==> flow/design.v <==
`timescale 1ns / 1ps
module add_sub #(parameter WIDTH = 15)(
input signed [WIDTH:0] a,b,
input sel, 
output signed [WIDTH:0] out
);
wire [WIDTH+1:0] sum;
assign sum = sel?a-b:a+b;
assign out = {sum[WIDTH+1],sum[WIDTH-1:0]};
endmodule
`timescale 1ns / 1ps
module mux #(parameter WIDTH = 15)(
input [WIDTH:0] a,b,
input sel,
output [WIDTH:0]out
);
assign out = sel?b:a;
endmodule
`timescale 1ns / 1ps
module shifter#(parameter WIDTH = 15)(
input signed [WIDTH:0] a,
output signed [WIDTH:0] b,
input m , 
input [3:0] i
);
assign b = m? (a)>>>i :((i!=0)?(a)>>>(i-1):a);
endmodule
`timescale 1ns / 1ps
module rom#(parameter WIDTH = 15)(
input clk,
input sel ,
input [3:0] i,
output [WIDTH:0] rom_out
    );
 reg [WIDTH:0] rom_mem [0:19] ;
 initial begin
 rom_mem[0] =  16'b0000010000000000;
 rom_mem[1] =  16'b0000001000000000;
 rom_mem[2] =  16'b0000000100000000;
 rom_mem[3] =  16'b0000000010000000;
 rom_mem[4] =  16'b0000000001000000;
 rom_mem[5] =  16'b0000000000100000;
 rom_mem[6] =  16'b0000000000010000;
 rom_mem[7] =  16'b0000000000001000;
 rom_mem[8] =  16'b0000000000000100;
 rom_mem[9] =  16'b0000000000000010;
 rom_mem[10] =  16'b0000001000110010;
 rom_mem[11] =  16'b0000000100000110;
 rom_mem[12] =  16'b0000000010000001;
 rom_mem[13] =  16'b0000000001000000;
 rom_mem[14] =  16'b0000000000100000;
 rom_mem[15] =  16'b0000000000010000;
 rom_mem[16] =  16'b0000000000001000;
 rom_mem[17] =  16'b0000000000000100;
 rom_mem[18] =  16'b0000000000000010;
 rom_mem[19] =  16'b0000000000000001;
 end   
 assign rom_out = sel?rom_mem[i+9]:rom_mem[i-1];
endmodule
`timescale 1ns / 1ps
module recon_controlpath(
input clk,reset,
output reg selmx,selmy,selmz,
output reg [3:0]  i
);
reg start;
always @ (posedge clk) begin
    if(reset) begin 
        i <= 0;
        selmx <= 0;
        selmy <= 0;
        selmz <= 0; 
        start <= 1;
    end
    else if(start) begin
        if(i!=0) begin
        selmx <= 1;
        selmy <= 1;
        selmz <= 1; 
        end
        if(i != 10) begin
         i <= i+1;
        end
        else if (i==10) begin
            start <= 0;
            i <= 0;
            selmx <= 0;
            selmy <= 0;
            selmz <= 0; 
        end
    end
end
endmodule
`timescale 1ns / 1ps
module recon_datapath#(parameter WIDTH = 15)(
input clk,
input m,div,
input [WIDTH:0] Xo,Yo,Zo ,
input selmx,selmy,selmz,
output reg [WIDTH:0] Xout,Yout, Zout,
input [WIDTH:0] z_rom,
input [3:0] i
);
wire [WIDTH:0] x_mux, y_mux , z_mux;
wire [WIDTH:0] x_asout, y_asout , z_asout; 
wire [WIDTH:0] x_fout;
mux m_x(Xo , Xout , selmx , x_mux);
mux m_y(Yo , Yout , selmy , y_mux);
mux m_z(Zo , Zout , selmz , z_mux);
reg [WIDTH:0] Xi , Yi , Zi;
wire di = div?(~y_mux[15]):z_mux[15];
always @ (posedge clk) begin 
if(i!=0) begin
    Xout <= x_fout;
    Yout <= y_asout;
    Zout <= z_asout;
end
end
wire [WIDTH:0] x_sft, y_sft; 
shifter shftx(x_mux ,x_sft ,m, i);
shifter shfty(y_mux ,y_sft,m, i);
add_sub X_as(x_mux , y_sft ,di, x_asout);
add_sub Y_as(y_mux , x_sft ,di, y_asout);
add_sub Z_as(z_mux , z_rom ,~(di), z_asout);
mux m_xout(x_mux, x_asout , m , x_fout);
endmodule
`timescale 1ns / 1ps
module recon#(parameter WIDTH = 15)(
input clk,reset,m,div,
input [WIDTH:0] Xo, Yo ,Zo,
output [WIDTH:0] Xout , Yout , Zout,
output [3:0] i
);
wire selmx,selmy,selmz;
wire [WIDTH:0] rom_out ;
recon_datapath dt(clk,m,div,Xo,Yo,Zo,selmx, selmy,selmz,Xout, Yout, Zout ,rom_out, i);
recon_controlpath ct(clk,reset,selmx,selmy,selmz,i);
rom rm(clk,m,i,rom_out);
endmodule
`timescale 1ns / 1ps
module latch#(parameter WIDTH=15)(
input [WIDTH:0] Xout,Yout,Zout,
input [3:0] i,
input clk,reset,
output reg [WIDTH:0] X_H,Y_H,Z_H,
input af_en);
always@(posedge clk) begin
    if(reset) begin
        X_H<=16'b0;
        Y_H<=16'b0;
        Z_H<=16'b0;
    end
    else if(i==10&af_en)begin
        X_H<=16'b0000010011010100;
        Y_H<=16'b0;
        Z_H<=Yout;
    end
end
endmodule
`timescale 1ns / 1ps
module ResetLogic#(parameter WIDTH=15 )(
input ext_reset,
input clk,
output reg reset1,reset2,reset3,complete
);
reg [5:0] counter;
always@(posedge clk)begin
    if(ext_reset) begin
        reset1<=1;
        reset2<=1;
        reset3 <=1;
        complete <= 0;
        counter<=0;
    end
    else if(counter==0)begin
        counter<=counter+1;
        reset1<=0;
    end
    else if(counter==11) begin
        reset2<=0;
        counter <= counter + 1;
    end
    else if (counter == 22) begin 
        reset3 <= 0;
        counter <= counter + 1;
    end
    else if(counter ==33) begin
        complete <= 1;
    end
    else if(counter <34) begin 
        counter <= counter + 1;
    end
end
endmodule
`timescale 1ns / 1ps
module Neuron#(parameter WIDTH=15)(
input [WIDTH:0] Xo,Yo,Zo,
input clk,reset,
output [WIDTH:0] Sin_H,Cos_H,Z, 
output reset3,complete,
output [WIDTH:0] Yout,
input af_en
);
wire reset1,reset2;
wire zz;
assign Z=Yout;
wire[WIDTH:0] Xout,Zout;
wire [3:0] i1,i2;
wire [WIDTH:0] X_H,Y_H,Z_H;
reg [3:0] i1_d;
ResetLogic RL(reset,clk,reset1,reset2,reset3,complete);
recon linear(clk,reset1,1'b0,1'b0,Xo, Yo ,Zo,Xout , Yout , Zout, i1);
always @(posedge clk) i1_d <= i1;
latch l1(Xout,Yout,Zout, i1_d,clk,reset1,X_H,Y_H,Z_H,af_en);
recon hyperbolic(clk,reset2,1'b1,1'b0,X_H,Y_H,Z_H,Cos_H,Sin_H,zz,i2);
endmodule
`timescale 1ns / 1ps
module recon_top_level#(parameter WIDTH = 15)( 
input [WIDTH:0] Xo, Zo , Yo,
input clk,
input ext_reset,
input [1:0] sel,
output [WIDTH:0] mac_out,
output [WIDTH:0] f,
input af_en,
output complete
);
wire [WIDTH:0] z, coshz, sinhz;
wire reset3;
Neuron #(WIDTH)inneuron(Xo,Yo,Zo,clk,ext_reset, sinhz,coshz,z,reset3,complete,mac_out,af_en);
wire sign_z=z[WIDTH];
wire [WIDTH:0]relu ;
assign relu=sign_z?0:z;
wire [WIDTH:0] ez, ez_1;
add_sub #(WIDTH) adder1(coshz, sinhz, sel[0], ez);
add_sub #(WIDTH) adder2(ez, 16'b0000010000000000, sel[0], ez_1);
wire [WIDTH:0] w2,w3;
wire [WIDTH:0] divisor , dividend;
mux  #(WIDTH)m1(ez, coshz, sel[0], w2);
mux #(WIDTH) m2(ez_1, sinhz, sel[0], w3);
wire [WIDTH:0] div_out;
assign divisor =  {w3[15], (w3[14:0]>>2) };
assign dividend = {w2[15], (w2[14:0]>>2) };
wire [WIDTH:0] X_divout,Y_divout;
recon #(WIDTH) r_div(
 clk,reset3,1'b0,1'b1,
divisor, dividend ,16'b0,
 X_divout , Y_divout , div_out
);
assign f=sel[1]?(sel[0]?mac_out:relu):div_out;  
endmodule
# From RTL to reports: recon_top_level
# Each step is given for the RTL above and for the edited RTL.
# Lines under "orig" count in the file above, lines under "edited" in the edited file.
# "change": "edited" minus "orig" as printed here. "rel_change_pct": 100 x difference / "orig".
# Cell names lack the library's common part.
# Not given: -
[inputs] top_module="recon_top_level" clock="clk" cell_library="sky130hd" lib_corner="tt_025C_1v80"

# Diff
# The edit as a unified diff against the file above.
# The edited RTL no longer does the same as the RTL above: the edit was made by script, with no optimisation intended.
# begin of diff
@@ -1,4 +1,4 @@
 `timescale 1ns / 1ps
-module add_sub #(parameter WIDTH = 15)(
+module add_sub #(parameter WIDTH = 22)(
 input signed [WIDTH:0] a,b,
 input sel, 
# end of diff

# Word-level counts
# Yosys after proc, flatten, opt, wreduce and memory -nomap, before mapping. Memory bits, and registers merged into a memory's read port (data or address), are not among the register bits. Print and check cells are not counted. Equal cells are merged and count once.
# Memory sizes are those after Yosys's memory passes, which may raise the word count (mostly to a power of two), join words into wider ones and drop unused or constant bits.
[word_totals] element="register_bits" orig=199 edited=199 change=0 rel_change_pct=0.00
[word_totals] element="rom_bits" orig=660 edited=660 change=0 rel_change_pct=0.00
[word_totals] element="memories" orig=3 edited=3 change=0 rel_change_pct=0.00
[word_totals] element="input_bits" orig=53 edited=53 change=0 rel_change_pct=0.00
[word_totals] element="output_inout_bits" orig=33 edited=33 change=0 rel_change_pct=0.00
[word_totals] element="wordCells" orig=165 edited=165 change=0 rel_change_pct=0.00
[memory_table] element="memory_list" orig="inneuron.hyperbolic.rm.rom_mem 20 x 11 bit 1R0W; inneuron.linear.rm.rom_mem 20 x 11 bit 1R0W; r_div.rm.rom_mem 20 x 11 bit 1R0W" edited="inneuron.hyperbolic.rm.rom_mem 20 x 11 bit 1R0W; inneuron.linear.rm.rom_mem 20 x 11 bit 1R0W; r_div.rm.rom_mem 20 x 11 bit 1R0W"
[op_classes] element="addsub" orig=24 edited=24 change=0 rel_change_pct=0.00
[op_classes] element="n_cmp" orig=1 edited=1 change=0 rel_change_pct=0.00
[op_classes] element="n_eq" orig=11 edited=11 change=0 rel_change_pct=0.00
[op_classes] element="shift" orig=4 edited=4 change=0 rel_change_pct=0.00
[op_classes] element="n_mux" orig=71 edited=71 change=0 rel_change_pct=0.00
[op_classes] element="logic" orig=4 edited=4 change=0 rel_change_pct=0.00
[op_classes] element="reduce_logical" orig=15 edited=15 change=0 rel_change_pct=0.00
[op_table] cell="16-bit 2-to-1 mux" orig=15 edited=22 change=7 rel_change_pct=46.67
[op_table] cell="16-bit by 16-bit adder with 17-bit output" orig=8 edited=1 change=-7 rel_change_pct=-87.50
[op_table] cell="17-bit 2-to-1 mux" orig=8 edited=1 change=-7 rel_change_pct=-87.50
[op_table] cell="16-bit by 16-bit subtractor with 17-bit output" orig=8 edited=1 change=-7 rel_change_pct=-87.50
[op_table] cell="16-bit adder" orig=0 edited=7 change=7
[op_table] cell="16-bit subtractor" orig=0 edited=7 change=7
[op_table] cell="1-bit 2-to-1 mux" orig=36 edited=36 change=0 rel_change_pct=0.00
[op_table] cell="4-bit 2-to-1 mux" orig=6 edited=6 change=0 rel_change_pct=0.00
[op_table] cell="6-bit 2-to-1 mux" orig=5 edited=5 change=0 rel_change_pct=0.00
[op_table] cell="2-bit AND reduction" orig=5 edited=5 change=0 rel_change_pct=0.00
[op_table] cell="4-bit == test with constant B" orig=4 edited=4 change=0 rel_change_pct=0.00
[op_table] cell="4-bit != test with constant B" orig=4 edited=4 change=0 rel_change_pct=0.00
[op_table] cell="4-bit nonzero test" orig=4 edited=4 change=0 rel_change_pct=0.00
[op_table] cell="4-bit by 1-bit adder with 4-bit output with constant B" orig=3 edited=3 change=0 rel_change_pct=0.00
[op_table] cell="1-bit inverter" orig=3 edited=3 change=0 rel_change_pct=0.00
[op_table] cell="2-bit nonzero test" orig=3 edited=3 change=0 rel_change_pct=0.00
[op_table] cell="16-bit by 32-bit >>> shifter with 16-bit output" orig=2 edited=2 change=0 rel_change_pct=0.00
[op_table] cell="16-bit by 4-bit >>> shifter with 16-bit output" orig=2 edited=2 change=0 rel_change_pct=0.00
[op_table] cell="4-bit by 1-bit subtractor with 5-bit output with constant B" orig=2 edited=2 change=0 rel_change_pct=0.00
[op_table] cell="16-bit by 12-bit adder with 17-bit output with constant B" orig=1 edited=1 change=0 rel_change_pct=0.00
[op_table] cell="4-bit by 4-bit adder with 5-bit output with constant B" orig=1 edited=1 change=0 rel_change_pct=0.00
[op_table] cell="6-bit by 1-bit adder with 6-bit output with constant B" orig=1 edited=1 change=0 rel_change_pct=0.00
[op_table] cell="1-bit AND" orig=1 edited=1 change=0 rel_change_pct=0.00
[op_table] cell="6-bit by 4-bit == test with 1-bit output with constant B" orig=1 edited=1 change=0 rel_change_pct=0.00
[op_table] cell="6-bit by 5-bit == test with 1-bit output with constant B" orig=1 edited=1 change=0 rel_change_pct=0.00
[op_table] cell="6-bit == test with constant B" orig=1 edited=1 change=0 rel_change_pct=0.00
[op_table] cell="6-bit logical NOT" orig=1 edited=1 change=0 rel_change_pct=0.00
[op_table] cell="6-bit < comparator with constant B" orig=1 edited=1 change=0 rel_change_pct=0.00
# The list need not be complete.

# Longest topological paths
# Longest topological path by Yosys (ltp), each cell counted once; first at word level (registers and memories cut), then after technology mapping (sequential cells cut; the memories' decode and read muxes count).
[depth] element="word_depth" orig=9 edited=9 change=0 rel_change_pct=0.00
[depth] element="abc_area" orig="0" edited="0"
[depth] element="mapped_depth" orig=42 edited=42 change=0 rel_change_pct=0.00
[depth] element="depth_no_buf" orig=41 edited=41 change=0 rel_change_pct=0.00

# Mapped cells and area
# The flow's flattened synthesis, as Yosys stat reports it; memories are mapped. The netlist is that of the ABC_AREA named above (0 if unset); the other value can give another one.
[synth_totals] element="mapped_cells" orig=2447 edited=2480 change=33 rel_change_pct=1.35
[synth_totals] element="synth_area_um2" orig=20226.9 edited=20278.2 change=51.3 rel_change_pct=0.25
[synth_totals] element="seq_area_um2" orig=5425.2 edited=5425.2 change=0.0 rel_change_pct=0.00
[synth_totals] element="ffs" orig=199 edited=199 change=0 rel_change_pct=0.00
[synth_totals] element="buffers" orig=116 edited=134 change=18 rel_change_pct=15.52
[types] cell_type="o21a_1" orig=34 edited=13 change=-21 rel_change_pct=-61.76
[types] cell_type="a21o_1" orig=21 edited=39 change=18 rel_change_pct=85.71
[types] cell_type="a31oi_1" orig=23 edited=39 change=16 rel_change_pct=69.57
[types] cell_type="nor2_1" orig=223 edited=209 change=-14 rel_change_pct=-6.28
[types] cell_type="clkbuf_1" orig=89 edited=102 change=13 rel_change_pct=14.61
[types] cell_type="o21ai_0" orig=168 edited=179 change=11 rel_change_pct=6.55
[types] cell_type="o21bai_1" orig=22 edited=33 change=11 rel_change_pct=50.00
[types] cell_type="nor3_1" orig=42 edited=52 change=10 rel_change_pct=23.81
[types] cell_type="nor3b_1" orig=5 edited=15 change=10 rel_change_pct=200.00
[types] cell_type="nor4_1" orig=3 edited=13 change=10 rel_change_pct=333.33
[types] cell_type="a21boi_0" orig=25 edited=17 change=-8 rel_change_pct=-32.00
[types] cell_type="nand4_1" orig=7 edited=15 change=8 rel_change_pct=114.29
[types] cell_type="a21oi_1" orig=218 edited=225 change=7 rel_change_pct=3.21
[types] cell_type="and3_1" orig=20 edited=13 change=-7 rel_change_pct=-35.00
[types] cell_type="or2_2" orig=1 edited=8 change=7 rel_change_pct=700.00
[types] cell_type="a32oi_1" orig=6 edited=0 change=-6 rel_change_pct=-100.00
[types] cell_type="mux2_2" orig=87 edited=82 change=-5 rel_change_pct=-5.75
[types] cell_type="nand3_1" orig=50 edited=45 change=-5 rel_change_pct=-10.00
# The list need not be complete.
# By module: a second synthesis without flattening, with its own total; a netlist apart from the flattened one above.
[hier_totals] element="cells_unflattened" orig=4310 edited=5085 change=775 rel_change_pct=17.98
[hier_totals] element="area_unflattened_um2" orig=37462.2 edited=43007.5 change=5545.3 rel_change_pct=14.80
# Rows give one instance, submodules left out.
[by_module_orig] module="shifter" instances=6 n_cells=262 area_um2=2078.2 seq_area_um2=0.0
[by_module_orig] module="add_sub" instances=9 n_cells=156 area_um2=1101.1 seq_area_um2=0.0
[by_module_orig] module="recon_datapath" instances=3 n_cells=52 area_um2=1473.9 seq_area_um2=1441.4
[by_module_orig] module="mux" instances=12 n_cells=18 area_um2=249.0 seq_area_um2=0.0
[by_module_orig] module="add_sub #(WIDTH=15)" instances=2 n_cells=151 area_um2=1083.5 seq_area_um2=0.0
[by_module_orig] module="rom" instances=3 n_cells=87 area_um2=594.3 seq_area_um2=0.0
[by_module_orig] module="recon_controlpath" instances=3 n_cells=37 area_um2=360.3 seq_area_um2=160.2
[by_module_orig] module="latch" instances=1 n_cells=104 area_um2=1022.2 seq_area_um2=340.3
[by_module_orig] module="ResetLogic" instances=1 n_cells=54 area_um2=518.0 seq_area_um2=200.2
[by_module_orig] module="mux #(WIDTH=15)" instances=2 n_cells=18 area_um2=249.0 seq_area_um2=0.0
[by_module_orig] module="recon_top_level" instances=1 n_cells=72 area_um2=396.6 seq_area_um2=0.0
[by_module_orig] module="Neuron #(WIDTH=15)" instances=1 n_cells=22 area_um2=207.7 seq_area_um2=80.1
[by_module_orig] module="recon #(WIDTH=15)" instances=1 n_cells=0 area_um2=0.0 seq_area_um2=0.0
[by_module_orig] module="recon" instances=2 n_cells=0 area_um2=0.0 seq_area_um2=0.0
[by_module_edited] module="add_sub" instances=9 n_cells=234 area_um2=1677.9 seq_area_um2=0.0
[by_module_edited] module="shifter" instances=6 n_cells=269 area_um2=2114.5 seq_area_um2=0.0
[by_module_edited] module="recon_datapath" instances=3 n_cells=53 area_um2=1477.7 seq_area_um2=1441.4
[by_module_edited] module="mux" instances=12 n_cells=18 area_um2=249.0 seq_area_um2=0.0
[by_module_edited] module="add_sub #(WIDTH=15)" instances=2 n_cells=165 area_um2=1146.1 seq_area_um2=0.0
[by_module_edited] module="rom" instances=3 n_cells=87 area_um2=594.3 seq_area_um2=0.0
[by_module_edited] module="recon_controlpath" instances=3 n_cells=37 area_um2=360.3 seq_area_um2=160.2
[by_module_edited] module="latch" instances=1 n_cells=104 area_um2=1022.2 seq_area_um2=340.3
[by_module_edited] module="ResetLogic" instances=1 n_cells=54 area_um2=518.0 seq_area_um2=200.2
[by_module_edited] module="mux #(WIDTH=15)" instances=2 n_cells=18 area_um2=249.0 seq_area_um2=0.0
[by_module_edited] module="recon_top_level" instances=1 n_cells=72 area_um2=396.6 seq_area_um2=0.0
[by_module_edited] module="Neuron #(WIDTH=15)" instances=1 n_cells=22 area_um2=207.7 seq_area_um2=80.1
[by_module_edited] module="recon #(WIDTH=15)" instances=1 n_cells=0 area_um2=0.0 seq_area_um2=0.0
[by_module_edited] module="recon" instances=2 n_cells=0 area_um2=0.0 seq_area_um2=0.0

# Worst setup path after synthesis
# Path of least setup slack by OpenSTA after synthesis, without wires, with an ideal clock, recovery checks aside; 20% of the period is set as input and as output delay. Where synthesis merged equal registers, the netlist keeps one of their names.
[synth_timing] element="path_type" orig="input to register" edited="input to register"
[synth_timing] element="startpoint" orig="in sel[0]" edited="in sel[0]"
[synth_timing] element="endpoint" orig="reg r_div.dt.Yout[15]" edited="reg r_div.dt.Yout[15]"
[synth_timing] element="period_ns" orig=8.5 edited=8.5 change=0.0 rel_change_pct=0.00
[synth_timing] element="in_delay_ns" orig=1.700 edited=1.700 change=0.000 rel_change_pct=0.00
[synth_timing] element="setup_time_ns" orig=0.260 edited=0.258 change=-0.002
[synth_timing] element="launch_ns" orig=1.700 edited=1.700 change=0.000 rel_change_pct=0.00
[synth_timing] element="t_arrival_ns" orig=9.216 edited=9.288 change=0.072 rel_change_pct=0.78
[synth_timing] element="t_required_ns" orig=8.240 edited=8.242 change=0.002 rel_change_pct=0.02
[synth_timing] element="path_slack_ns" orig=-0.977 edited=-1.046 change=-0.069
[synth_timing] element="delay_ns" orig=7.776 edited=7.846 change=0.070 rel_change_pct=0.90
[synth_timing] element="path_stages" orig=40 edited=37 change=-3 rel_change_pct=-7.50
[synth_timing] element="n_path_buf" orig=3 edited=4 change=1 rel_change_pct=33.33
[synth_timing] element="period_less_setup_slack_ns" orig=9.477 edited=9.546 change=0.069 rel_change_pct=0.73
# "delay_ns" = arrival - input delay + setup time.
# "path_stages" counts driving pins, that of a launching flip-flop among them; a cell with two outputs on the path counts twice.
# "period_less_setup_slack_ns" is the clock period less the worst setup slack; recovery checks do not enter. This is arithmetic on one report: input and output delays are still those of the set period (20% each).
# Between the ends stands the longest chain of elaborated cells between them, by number of cells; it is not shown to be the way that was timed. Of several equally long chains one is given.
# A line is the first line of the expression or statement that the cell stems from. Yosys adds cells for indexed reads and writes and turns some case tables into memories.
[synth_between_orig] path_cell_list="clkbuf_1 -> clkbuf_1 -> buf_1 -> nor2_1 -> xnor2_1 -> ha_1 -> a21oi_1 -> nor3_1 -> a41oi_1 -> a32oi_1 -> xnor2_1 -> inv_1 -> ha_1 -> xnor2_1 -> nand2_1 -> or4_1 -> o211a_1 -> nand2_1 -> (+4 left out) -> ha_1 -> nor2_1 -> a21oi_1 -> fa_1 -> a21o_1 -> a21oi_1 -> o21bai_1 -> a21oi_1 -> nor2b_1 -> o21a_1 -> o31a_1 -> o211a_1 -> o21a_1 -> o21a_1 -> nor2_1 -> nor2_1 -> a21oi_1 -> o21ai_1" elab_chain_cells=8 cone_cells=11 lines_between=3 cone_classes="add/sub (3); shift (1); mux (7)"
[synth_lines_orig] element="start, declared" line_no=222 source="input [1:0] sel,"
[synth_lines_orig] element="17-bit 2-to-1 mux" line_no=8 source="assign sum = sel?a-b:a+b;"
[synth_lines_orig] element="16-bit by 12-bit adder with 17-bit output" line_no=8
[synth_lines_orig] element="16-bit 2-to-1 mux x2" line_no=17 source="assign out = sel?b:a;"
[synth_lines_orig] element="16-bit by 32-bit >>> shifter with 16-bit output" line_no=26 source="assign b = m? (a)>>>i :((i!=0)?(a)>>>(i-1):a);"
[synth_lines_orig] element="16-bit 2-to-1 mux" line_no=26
[synth_lines_orig] element="16-bit by 16-bit subtractor with 17-bit output" line_no=8
[synth_lines_orig] element="17-bit 2-to-1 mux" line_no=8
[synth_lines_orig] element="end, assigned" line_no=115 source="Yout <= y_asout;"
[synth_lines_orig] element="end, declared" line_no=100 source="output reg [WIDTH:0] Xout,Yout, Zout,"
# Nets of the timed path that keep an RTL name, with a line that drives or declares them; the list need not be complete.
[synth_nets_orig] signal="r_div.dt.X_as.a[10]" line_no=17
[synth_between_edited] path_cell_list="clkbuf_1 -> clkbuf_1 -> clkbuf_1 -> buf_1 -> nor2_1 -> xnor2_1 -> ha_1 -> a21o_1 -> a31o_2 -> a21oi_1 -> o211ai_1 -> inv_1 -> ha_1 -> inv_1 -> a2111oi_2 -> nand4_2 -> or3_4 -> a311oi_4 -> nor4_1 -> o31ai_1 -> ha_1 -> nor2_1 -> a21oi_1 -> ha_1 -> a21o_1 -> a21oi_1 -> o21ai_0 -> a21oi_1 -> o21ai_0 -> a21oi_1 -> o21ai_0 -> o41ai_1 -> nor2_1 -> a211oi_1 -> o21ai_0 -> xnor2_1 -> xnor2_1" elab_chain_cells=8 cone_cells=11 lines_between=3 cone_classes="add/sub (3); shift (1); mux (7)"
[synth_lines_edited] element="start, declared" line_no=222 source="input [1:0] sel,"
[synth_lines_edited] element="17-bit 2-to-1 mux" line_no=8 source="assign sum = sel?a-b:a+b;"
[synth_lines_edited] element="16-bit by 12-bit adder with 17-bit output" line_no=8
[synth_lines_edited] element="16-bit 2-to-1 mux x2" line_no=17 source="assign out = sel?b:a;"
[synth_lines_edited] element="16-bit by 32-bit >>> shifter with 16-bit output" line_no=26 source="assign b = m? (a)>>>i :((i!=0)?(a)>>>(i-1):a);"
[synth_lines_edited] element="16-bit 2-to-1 mux" line_no=26
[synth_lines_edited] element="16-bit subtractor" line_no=8
[synth_lines_edited] element="16-bit 2-to-1 mux" line_no=8
[synth_lines_edited] element="end, assigned" line_no=115 source="Yout <= y_asout;"
[synth_lines_edited] element="end, declared" line_no=100 source="output reg [WIDTH:0] Xout,Yout, Zout,"

# Path in the finished layout
# From the final timing report of the runs of pair 1: the path of least setup slack in the routed layout; clock arrival at registers is part of the times.
[layout_timing] element="path_type" orig="input to register" edited="input to register"
[layout_timing] element="startpoint" orig="in sel[0]" edited="in sel[0]"
[layout_timing] element="endpoint" orig="reg r_div.dt.Yout[15]" edited="reg r_div.dt.Yout[15]"
[layout_timing] element="period_ns" orig=8.5 edited=8.5 change=0.0 rel_change_pct=0.00
[layout_timing] element="in_delay_ns" orig=1.70 edited=1.70 change=0.00 rel_change_pct=0.00
[layout_timing] element="setup_time_ns" orig=0.24 edited=0.24 change=0.00
[layout_timing] element="launch_ns" orig=1.70 edited=1.70 change=0.00 rel_change_pct=0.00
[layout_timing] element="t_arrival_ns" orig=8.34 edited=8.33 change=-0.01 rel_change_pct=-0.12
[layout_timing] element="t_required_ns" orig=8.75 edited=8.76 change=0.01 rel_change_pct=0.11
[layout_timing] element="path_slack_ns" orig=0.41 edited=0.42 change=0.01
[layout_timing] element="path_stages" orig=35 edited=36 change=1 rel_change_pct=2.86
[layout_timing] element="n_path_buf" orig=4 edited=3 change=-1 rel_change_pct=-25.00
# Between the ends stands the longest chain of elaborated cells between them, by number of cells; it is not shown to be the way that was timed. Of several equally long chains one is given.
[layout_between_orig] path_cell_list="buf_2 -> buf_12 -> buf_4 -> a21oi_1 -> xnor2_1 -> ha_1 -> buf_4 -> nand4_2 -> or3_1 -> nor3_1 -> or3_1 -> and4_1 -> mux2i_1 -> o21ai_0 -> a311oi_2 -> a211o_1 -> a21oi_2 -> ha_1 -> nor2_1 -> a21oi_1 -> fa_2 -> a21o_1 -> a21oi_2 -> o21bai_1 -> a21oi_1 -> nor2b_1 -> o21a_1 -> o31a_1 -> o211a_1 -> o21a_1 -> o21a_1 -> nor2_2 -> nor2_1 -> a21oi_1 -> o21ai_1" elab_chain_cells=8 cone_cells=11 lines_between=3 cone_classes="add/sub (3); shift (1); mux (7)"
[layout_lines_orig] element="start, declared" line_no=222 source="input [1:0] sel,"
[layout_lines_orig] element="17-bit 2-to-1 mux" line_no=8 source="assign sum = sel?a-b:a+b;"
[layout_lines_orig] element="16-bit by 12-bit adder with 17-bit output" line_no=8
[layout_lines_orig] element="16-bit 2-to-1 mux x2" line_no=17 source="assign out = sel?b:a;"
[layout_lines_orig] element="16-bit by 32-bit >>> shifter with 16-bit output" line_no=26 source="assign b = m? (a)>>>i :((i!=0)?(a)>>>(i-1):a);"
[layout_lines_orig] element="16-bit 2-to-1 mux" line_no=26
[layout_lines_orig] element="16-bit by 16-bit subtractor with 17-bit output" line_no=8
[layout_lines_orig] element="17-bit 2-to-1 mux" line_no=8
[layout_lines_orig] element="end, assigned" line_no=115 source="Yout <= y_asout;"
[layout_lines_orig] element="end, declared" line_no=100 source="output reg [WIDTH:0] Xout,Yout, Zout,"
[layout_between_edited] path_cell_list="buf_2 -> buf_4 -> nor2_1 -> xnor2_1 -> ha_1 -> a21o_1 -> a31o_2 -> a21oi_4 -> a31o_2 -> or2_2 -> ha_2 -> inv_1 -> a2111oi_4 -> nand4_2 -> or3_4 -> a311oi_4 -> nor4_1 -> o31ai_1 -> buf_4 -> ha_1 -> nor2_1 -> a21oi_1 -> ha_1 -> a21o_1 -> a21oi_2 -> o21ai_0 -> a21oi_1 -> o21ai_1 -> a21oi_1 -> o21ai_2 -> o41ai_2 -> nor2_1 -> a211oi_2 -> o21ai_1 -> xnor2_1 -> xnor2_1" elab_chain_cells=8 cone_cells=11 lines_between=3 cone_classes="add/sub (3); shift (1); mux (7)"
[layout_lines_edited] element="start, declared" line_no=222 source="input [1:0] sel,"
[layout_lines_edited] element="17-bit 2-to-1 mux" line_no=8 source="assign sum = sel?a-b:a+b;"
[layout_lines_edited] element="16-bit by 12-bit adder with 17-bit output" line_no=8
[layout_lines_edited] element="16-bit 2-to-1 mux x2" line_no=17 source="assign out = sel?b:a;"
[layout_lines_edited] element="16-bit by 32-bit >>> shifter with 16-bit output" line_no=26 source="assign b = m? (a)>>>i :((i!=0)?(a)>>>(i-1):a);"
[layout_lines_edited] element="16-bit 2-to-1 mux" line_no=26
[layout_lines_edited] element="16-bit subtractor" line_no=8
[layout_lines_edited] element="16-bit 2-to-1 mux" line_no=8
[layout_lines_edited] element="end, assigned" line_no=115 source="Yout <= y_asout;"
[layout_lines_edited] element="end, declared" line_no=100 source="output reg [WIDTH:0] Xout,Yout, Zout,"

# Layout results
# Runs of the flow (Yosys, OpenROAD) on both versions; the two runs of a pair have the same settings. The constraints put input and output delay at 20% of the set period each and load the outputs with 0.01 pF.
[settings_pair_1] CORE_UTILIZATION=40 period_ns=8.5 CAP_MARGIN=20 CORE_MARGIN=2 SLEW_MARGIN=20
[measured_pair_1] element="synthesis_area_um2" orig=20226.9 edited=20278.2 change=51.3 rel_change_pct=0.25
[measured_pair_1] element="die_um2" orig=52381.5 edited=52512.0 change=130.5 rel_change_pct=0.25
[measured_pair_1] element="finalCellArea_um2" orig=23153.5 edited=23452.5 change=299.0 rel_change_pct=1.29
[measured_pair_1] element="post_route_util_frac" orig=0.462 edited=0.468 change=0.006
[measured_pair_1] element="setup_ws_ns" orig=0.407 edited=0.421 change=0.014
[measured_pair_1] element="worst_hold_slack_ns" orig=0.461 edited=0.461 change=0.000
[measured_pair_1] element="final_power_mw" orig=3.694 edited=3.742 change=0.048 rel_change_pct=1.30
[measured_pair_1] element="period_less_ws_ns" orig=8.093 edited=8.079 change=-0.014 rel_change_pct=-0.17
[settings_pair_2] CAP_MARGIN=0 CELL_PAD_IN_SITES_DETAIL_PLACEMENT=0 CELL_PAD_IN_SITES_GLOBAL_PLACEMENT=0 CORE_MARGIN=4 CORE_UTILIZATION=44 GPL_ROUTABILITY_DRIVEN=0 GPL_TIMING_DRIVEN=1 HOLD_SLACK_MARGIN=0.12 period_ns=10.7 SLEW_MARGIN=20
[measured_pair_2] element="synthesis_area_um2" orig=20226.9 edited=20278.2 change=51.3 rel_change_pct=0.25
[measured_pair_2] element="die_um2" orig=49464.0 edited=49586.4 change=122.4 rel_change_pct=0.25
[measured_pair_2] element="finalCellArea_um2" orig=22207.5 edited=22196.3 change=-11.2 rel_change_pct=-0.05
[measured_pair_2] element="post_route_util_frac" orig=0.489 edited=0.488 change=-0.001
[measured_pair_2] element="setup_ws_ns" orig=0.736 edited=0.989 change=0.253
[measured_pair_2] element="worst_hold_slack_ns" orig=0.457 edited=0.461 change=0.004
[measured_pair_2] element="final_power_mw" orig=2.899 edited=2.906 change=0.007 rel_change_pct=0.24
[measured_pair_2] element="period_less_ws_ns" orig=9.964 edited=9.711 change=-0.253 rel_change_pct=-2.54
# By "period_less_ws_ns" is meant the clock period of the run minus its worst setup slack. This is arithmetic on one report: input and output delays are still those of the set period (20% each).
# "final_power_mw": no workload was simulated; the value follows from the tool's default switching activity.
